==> flow/design.v <==
module sdram_controller (
    wr_addr,
    wr_data,
    wr_enable,
    rd_addr,
    rd_data,
    rd_ready,
    rd_enable,
    busy, rst_n, clk,
    addr, bank_addr, data_in, data_out, data_oe, clock_enable, cs_n, ras_n, cas_n, we_n,
    data_mask_low, data_mask_high
);
parameter ROW_WIDTH = 13;
parameter COL_WIDTH = 9;
parameter BANK_WIDTH = 2;
parameter SDRADDR_WIDTH = ROW_WIDTH > COL_WIDTH ? ROW_WIDTH : COL_WIDTH;
parameter HADDR_WIDTH = BANK_WIDTH + ROW_WIDTH + COL_WIDTH;
parameter CLK_FREQUENCY = 133;   
parameter REFRESH_TIME =  32;    
parameter REFRESH_COUNT = 8192;  
localparam CYCLES_BETWEEN_REFRESH = ( CLK_FREQUENCY
                                      * 1_000
                                      * REFRESH_TIME
                                    ) / REFRESH_COUNT;
localparam IDLE      = 5'b00000;
localparam INIT_NOP1 = 5'b01000,
           INIT_PRE1 = 5'b01001,
           INIT_NOP1_1=5'b00101,
           INIT_REF1 = 5'b01010,
           INIT_NOP2 = 5'b01011,
           INIT_REF2 = 5'b01100,
           INIT_NOP3 = 5'b01101,
           INIT_LOAD = 5'b01110,
           INIT_NOP4 = 5'b01111;
localparam REF_PRE  =  5'b00001,
           REF_NOP1 =  5'b00010,
           REF_REF  =  5'b00011,
           REF_NOP2 =  5'b00100;
localparam READ_ACT  = 5'b10000,
           READ_NOP1 = 5'b10001,
           READ_CAS  = 5'b10010,
           READ_NOP2 = 5'b10011,
           READ_READ = 5'b10100;
localparam WRIT_ACT  = 5'b11000,
           WRIT_NOP1 = 5'b11001,
           WRIT_CAS  = 5'b11010,
           WRIT_NOP2 = 5'b11011;
localparam CMD_PALL = 8'b10010001,
           CMD_REF  = 8'b10001000,
           CMD_NOP  = 8'b10111000,
           CMD_MRS  = 8'b10000000,
           CMD_BACT = 8'b10011000,
           CMD_READ = 8'b10101001,
           CMD_WRIT = 8'b10100001;
input  [HADDR_WIDTH-1:0]   wr_addr;
input  [15:0]              wr_data;
input                      wr_enable;
input  [HADDR_WIDTH-1:0]   rd_addr;
output [15:0]              rd_data;
input                      rd_enable;
output                     rd_ready;
output                     busy;
input                      rst_n;
input                      clk;
output [SDRADDR_WIDTH-1:0] addr;
output [BANK_WIDTH-1:0]    bank_addr;
input  [15:0]              data_in;
output [15:0]              data_out;
output                     data_oe;
output                     clock_enable;
output                     cs_n;
output                     ras_n;
output                     cas_n;
output                     we_n;
output                     data_mask_low;
output                     data_mask_high;
reg  [HADDR_WIDTH-1:0]   haddr_r;
reg  [15:0]              wr_data_r;
reg  [15:0]              rd_data_r;
reg                      busy;
reg                      data_mask_low_r;
reg                      data_mask_high_r;
reg [SDRADDR_WIDTH-1:0]  addr_r;
reg [BANK_WIDTH-1:0]     bank_addr_r;
reg                      rd_ready_r;
wire                     data_mask_low, data_mask_high;
assign data_mask_high = data_mask_high_r;
assign data_mask_low  = data_mask_low_r;
assign rd_data        = rd_data_r;
reg [3:0] state_cnt;
reg [9:0] refresh_cnt;
reg [7:0] command;
reg [4:0] state;
reg [7:0] command_nxt;
reg [3:0] state_cnt_nxt;
reg [4:0] next;
assign {clock_enable, cs_n, ras_n, cas_n, we_n} = command[7:3];
assign bank_addr      = (state[4]) ? bank_addr_r : command[2:1];
assign addr           = (state[4] | state == INIT_LOAD) ? addr_r : { {SDRADDR_WIDTH-11{1'b0}}, command[0], 10'd0 };
assign data_out = wr_data_r;
assign data_oe  = (state == WRIT_CAS);
assign rd_ready = rd_ready_r;
always @ (posedge clk)
  if (~rst_n)
    begin
    state <= INIT_NOP1;
    command <= CMD_NOP;
    state_cnt <= 4'hf;
    haddr_r <= {HADDR_WIDTH{1'b0}};
    wr_data_r <= 16'b0;
    rd_data_r <= 16'b0;
    busy <= 1'b0;
    end
  else
    begin
    state <= next;
    command <= command_nxt;
    if (!state_cnt)
      state_cnt <= state_cnt_nxt;
    else
      state_cnt <= state_cnt - 1'b1;
    if (wr_enable)
      wr_data_r <= wr_data;
    if (state == READ_READ)
      begin
      rd_data_r <= data_in;
      rd_ready_r <= 1'b1;
      end
    else
      rd_ready_r <= 1'b0;
    busy <= state[4];
    if (rd_enable)
      haddr_r <= rd_addr;
    else if (wr_enable)
      haddr_r <= wr_addr;
    end
always @ (posedge clk)
 if (~rst_n)
   refresh_cnt <= 10'b0;
 else
   if (state == REF_NOP2)
     refresh_cnt <= 10'b0;
   else
     refresh_cnt <= refresh_cnt + 1'b1;
always @*
begin
    if (state[4])
      {data_mask_low_r, data_mask_high_r} = 2'b00;
    else
      {data_mask_low_r, data_mask_high_r} = 2'b11;
   bank_addr_r = 2'b00;
   addr_r = {SDRADDR_WIDTH{1'b0}};
   if (state == READ_ACT | state == WRIT_ACT)
     begin
     bank_addr_r = haddr_r[HADDR_WIDTH-1:HADDR_WIDTH-(BANK_WIDTH)];
     addr_r = haddr_r[HADDR_WIDTH-(BANK_WIDTH+1):HADDR_WIDTH-(BANK_WIDTH+ROW_WIDTH)];
     end
   else if (state == READ_CAS | state == WRIT_CAS)
     begin
     bank_addr_r = haddr_r[HADDR_WIDTH-1:HADDR_WIDTH-(BANK_WIDTH)];
     addr_r = {
               {SDRADDR_WIDTH-(11){1'b0}},
               1'b1,                        
               {10-COL_WIDTH{1'b0}},
               haddr_r[COL_WIDTH-1:0]
              };
     end
   else if (state == INIT_LOAD)
     begin
     addr_r = {{SDRADDR_WIDTH-10{1'b0}}, 10'b1000110000};
     end
end
always @*
begin
   state_cnt_nxt = 4'd0;
   command_nxt = CMD_NOP;
   if (state == IDLE)
        if (refresh_cnt >= CYCLES_BETWEEN_REFRESH)
          begin
          next = REF_PRE;
          command_nxt = CMD_PALL;
          end
        else if (rd_enable)
          begin
          next = READ_ACT;
          command_nxt = CMD_BACT;
          end
        else if (wr_enable)
          begin
          next = WRIT_ACT;
          command_nxt = CMD_BACT;
          end
        else
          begin
          next = IDLE;
          end
    else
      if (!state_cnt)
        case (state)
          INIT_NOP1:
            begin
            next = INIT_PRE1;
            command_nxt = CMD_PALL;
            end
          INIT_PRE1:
            begin
            next = INIT_NOP1_1;
            end
          INIT_NOP1_1:
            begin
            next = INIT_REF1;
            command_nxt = CMD_REF;
            end
          INIT_REF1:
            begin
            next = INIT_NOP2;
            state_cnt_nxt = 4'd7;
            end
          INIT_NOP2:
            begin
            next = INIT_REF2;
            command_nxt = CMD_REF;
            end
          INIT_REF2:
            begin
            next = INIT_NOP3;
            state_cnt_nxt = 4'd7;
            end
          INIT_NOP3:
            begin
            next = INIT_LOAD;
            command_nxt = CMD_MRS;
            end
          INIT_LOAD:
            begin
            next = INIT_NOP4;
            state_cnt_nxt = 4'd1;
            end
          REF_PRE:
            begin
            next = REF_NOP1;
            end
          REF_NOP1:
            begin
            next = REF_REF;
            command_nxt = CMD_REF;
            end
          REF_REF:
            begin
            next = REF_NOP2;
            state_cnt_nxt = 4'd7;
            end
          WRIT_ACT:
            begin
            next = WRIT_NOP1;
            state_cnt_nxt = 4'd1;
            end
          WRIT_NOP1:
            begin
            next = WRIT_CAS;
            command_nxt = CMD_WRIT;
            end
          WRIT_CAS:
            begin
            next = WRIT_NOP2;
            state_cnt_nxt = 4'd1;
            end
          READ_ACT:
            begin
            next = READ_NOP1;
            state_cnt_nxt = 4'd1;
            end
          READ_NOP1:
            begin
            next = READ_CAS;
            command_nxt = CMD_READ;
            end
          READ_CAS:
            begin
            next = READ_NOP2;
            state_cnt_nxt = 4'd1;
            end
          READ_NOP2:
            begin
            next = READ_READ;
            end
          default:
            begin
            next = IDLE;
            end
          endcase
      else
        begin
        next = state;
        command_nxt = command;
        end
end
endmodule
==> Step by step through the tools: sdram_controller <==
The steps from the RTL of sdram_controller to its reports follow in flow order.
Lines are those of the file above, counted from 1.
Cell names lack the library's common part.
{ "design": {"top": "sdram_controller", "clk_port": "clk", "cell_library": "sky130hd", "corner": "tt_025C_1v80"} }

==> Elaborated design <==
Source: Yosys, flattened and elaborated, memories not mapped. Widths are those after wreduce. Print and check cells do not count. Equal cells are merged and count once.
Memory sizes are those after Yosys's memory passes, which may raise the word count (mostly to a power of two), join words into wider ones and drop unused or constant bits.
{ "bits": {"rom_bits": 384, "ff_bits": 85, "mem_count": 1, "input_bits": 84, "clocked_rd_ports_x_width": 12} }
{ "op_classes": {"addsub": 2, "muxes": 25, "bitwise": 4, "n_cmp": 1, "eq_ne": 7, "reduce_logical": 5} }
{ "memory_table": {"columns": ["memory", "size", "word_bits", "rd", "wr", "line_no", "text"], "rows": [
  ["(no name shown)", 32, 12, 1, 0, 199, "case (state)"]
]} }
{ "ops": {"columns": ["cell", "n"], "rows": [
  ["24-bit two-way mux", 2],
  ["5-bit two-way mux", 7],
  ["13-bit two-way mux", 2],
  ["5-bit equality test with constant B", 5],
  ["6-bit two-way mux", 3],
  ["8-bit two-way mux", 2],
  ["11-bit two-way mux", 1],
  ["10-bit by 1-bit adder with 10-bit output with constant B", 1],
  ["10-bit greater-or-equal comparator with constant B", 1],
  ["10-bit two-way mux", 1],
  ["4-bit two-way mux", 2],
  ["2-bit two-way mux", 4],
  ["5-bit by 3-bit equality test with 1-bit output with constant B", 1],
  ["5-bit by 4-bit equality test with 1-bit output with constant B", 1],
  ["5-bit zero test", 1],
  ["2-bit nonzero test", 2],
  ["4-bit by 1-bit subtractor with 4-bit output with constant B", 1],
  ["4-bit zero test", 1],
  ["1-bit bitwise OR", 3],
  ["2-bit OR reduction", 1],
  ["1-bit NOT", 1],
  ["1-bit two-way mux", 1]
]} }

==> Longest topological paths <==
Longest topological path by Yosys (ltp), each cell counted once; first at word level (registers and memories cut), then after technology mapping (sequential cells cut; the memories' decode and read muxes count).
{ "logic_depth": {"depth_word": 6, "abc_area": 0, "depth_mapped": 11, "mapped_depth_nobuf": 10} }

==> Mapped cells and area <==
The flow's flattened synthesis, as Yosys stat reports it; memories are mapped. The netlist is that of the ABC_AREA named above (0 if unset); the other value can give another one.
{ "types": {"columns": ["cell_type", "n"], "rows": [
  ["dfxtp_1", 91],
  ["mux2i_1", 53],
  ["nor2_1", 94],
  ["a21oi_1", 48],
  ["nand2_1", 53],
  ["ha_1", 10],
  ["and3_1", 12],
  ["nand3_1", 15],
  ["clkbuf_1", 18],
  ["xnor2_1", 5],
  ["a311o_1", 4],
  ["inv_1", 10],
  ["buf_4", 4],
  ["edfxtp_1", 1],
  ["o21ai_0", 6],
  ["xor2_1", 3],
  ["and2_1", 4],
  ["nor3_1", 5]
]} }
Other cell types: 40; their cells: 58.
{ "mapped": {"yosys_area_um2": 4209.0, "cells": 494, "sequential_area_um2": 1851.8, "ff_cells": 92, "buf_cells": 32} }

==> Path before layout <==
Source: OpenSTA report_checks on the synthesized netlist (no wires, ideal clock, input and output delay 20% of the period each), path of least setup slack; recovery checks are left aside. Register names are those of the netlist, which keeps one name where synthesis merged equal registers.
{ "synth_timing": {"kind": "input -> register", "from": "input port rst_n", "to": "register (name not given)", "delay_ps": 1896, "required_time_ps": 7384, "setup_slack_ps": 4104, "setup_ps": 116, "clock_period_ps": 7500, "t_arrival_ps": 3280, "driving_pins": 8, "synth_period_reached_ps": 3396} }
"delay_ps" is the arrival time less input delay plus setup time.
"driving_pins": output pins that drive a net of the path, with the launching flip-flop's if there is one; two outputs of one cell count as two.
"synth_period_reached_ps" is the clock period less the worst setup slack; recovery checks do not enter. This is arithmetic on one report: input and output delays are still those of the set period (20% each).
{ "synth_between": {"cell_sequence": "clkbuf_1 > inv_2 > nor3_1 > inv_1 > ha_1 > nor2b_1 > or3_1 > and3_1"} }
{ "synth_rtl": {"columns": ["item", "line_no", "text"], "rows": [
  ["start: declaration", 63, "input                      rst_n;"]
]} }
Chain of elaborated cells between the ends: none given.

==> Timing after layout <==
Path of least setup slack in the final report of stored run 1 (OpenROAD, finished layout, wires in). Where an end is a register, its clock arrival counts in the times.
The path's times are printed in steps of 10 ps; the period is the one set.
{ "layout_timing": {"kind": "register -> output", "from": "register state[4]", "to": "output port addr[4]", "required_time_ps": 3270, "t_arrival_ps": 2450, "setup_slack_ps": 820, "clock_period_ps": 4090, "driving_pins": 6, "out_delay_ps": 820} }
Between the ends stands the longest chain of elaborated cells between them, by number of cells; it is not shown to be the way that was timed. Of several equally long chains one is given.
Each line given opens the expression or statement behind the cell; cells for indexed reads and writes are added by Yosys, which also makes memories of some case tables.
{ "layout_between": {"cell_sequence": "dfxtp_1 > inv_1 > nor3_1 > nor2_1 > a21oi_1 > clkdlybuf4s50_1", "elab_chain_cells": 5, "cone_cells": 12} }
{ "layout_rtl": {"columns": ["item", "line_no", "text"], "rows": [
  ["start: declaration", 93, "reg [4:0] state;"],
  ["start: assignment", 106, "state <= INIT_NOP1;"],
  ["start: assignment", 116, "state <= next;"],
  ["5-bit by 4-bit equality test with 1-bit output", 168, "else if (state == INIT_LOAD)"],
  ["10-bit two-way mux", 168, null],
  ["11-bit two-way mux", 158, "else if (state == READ_CAS | state == WRIT_CAS)"],
  ["13-bit two-way mux", 153, "if (state == READ_ACT | state == WRIT_ACT)"],
  ["13-bit two-way mux", 99, "assign addr           = (state[4] | state == INIT_LOAD) ? addr_r : { {SDRADDR_WIDTH-11{1'b0}}, command[0], 10' ..."],
  ["end: declaration", 65, "output [SDRADDR_WIDTH-1:0] addr;"]
]} }

Hand-over note for sdram_controller

Design sdram_controller on sky130hd. What follows are 2 stored runs of the flow, each under its own settings; their order means nothing. The constraints put input and output delay at 20% of the set period each and load the outputs with 0.01 pF.
By "achievedPeriod_ps" is meant the clock period of the run minus its worst setup slack. This is arithmetic on one report: input and output delays are still those of the set period (20% each).
"worst_path_allowed_less_slack_ps": the worst setup path's part of the clock period (all of it between registers, 20% less for each end at a port) less its slack. A launch clock that arrives late makes it longer, a capture clock that arrives late makes it shorter.
"totalPower_uw" is the tool's figure for a default switching activity; nothing was simulated.
"worst_path_allowed_less_slack_ps" is given in steps of 10 ps.
[
  {
    "run": "stored run 1",
    "settings": { "CORE_UTILIZATION": 40, "PLACE_DENSITY": 0.6, "SETUP_SLACK_MARGIN": 0.25, "period_ns": 4.09, "CAP_MARGIN": 20, "CORE_MARGIN": 2, "SLEW_MARGIN": 20 },
    "results": { "ys_area_um2": 4209.0, "die_area_um2": 11359.3, "stdcell_area_um2": 5883.1, "fin_util_pct": 57.2, "worst_setup_slack_ps": 818, "tns_setup_ps": 0, "totalPower_uw": 1832, "achievedPeriod_ps": 3272, "worst_path_allowed_less_slack_ps": 2450, "timing.worst_path_kind": "register -> output" }
  },
  {
    "run": "stored run 2",
    "settings": { "CELL_PAD_IN_SITES_DETAIL_PLACEMENT": 2, "CELL_PAD_IN_SITES_GLOBAL_PLACEMENT": 3, "CORE_ASPECT_RATIO": 0.85, "CORE_MARGIN": 4, "CORE_UTILIZATION": 54, "CTS_CLUSTER_DIAMETER": 230, "CTS_CLUSTER_SIZE": 26, "GPL_ROUTABILITY_DRIVEN": 0, "GPL_TIMING_DRIVEN": 1, "HOLD_SLACK_MARGIN": 0.05, "MAX_ROUTING_LAYER": "met5", "MIN_ROUTING_LAYER": "met1", "PLACE_DENSITY_LB_ADDON": 0.12, "SETUP_SLACK_MARGIN": -0.26, "SLEW_MARGIN": 10, "TNS_END_PERCENT": 60, "period_ns": 4.09, "CAP_MARGIN": 20 },
    "outcome": "stopped before the end: placement reported FLW-0024"
  }
]

End of note.
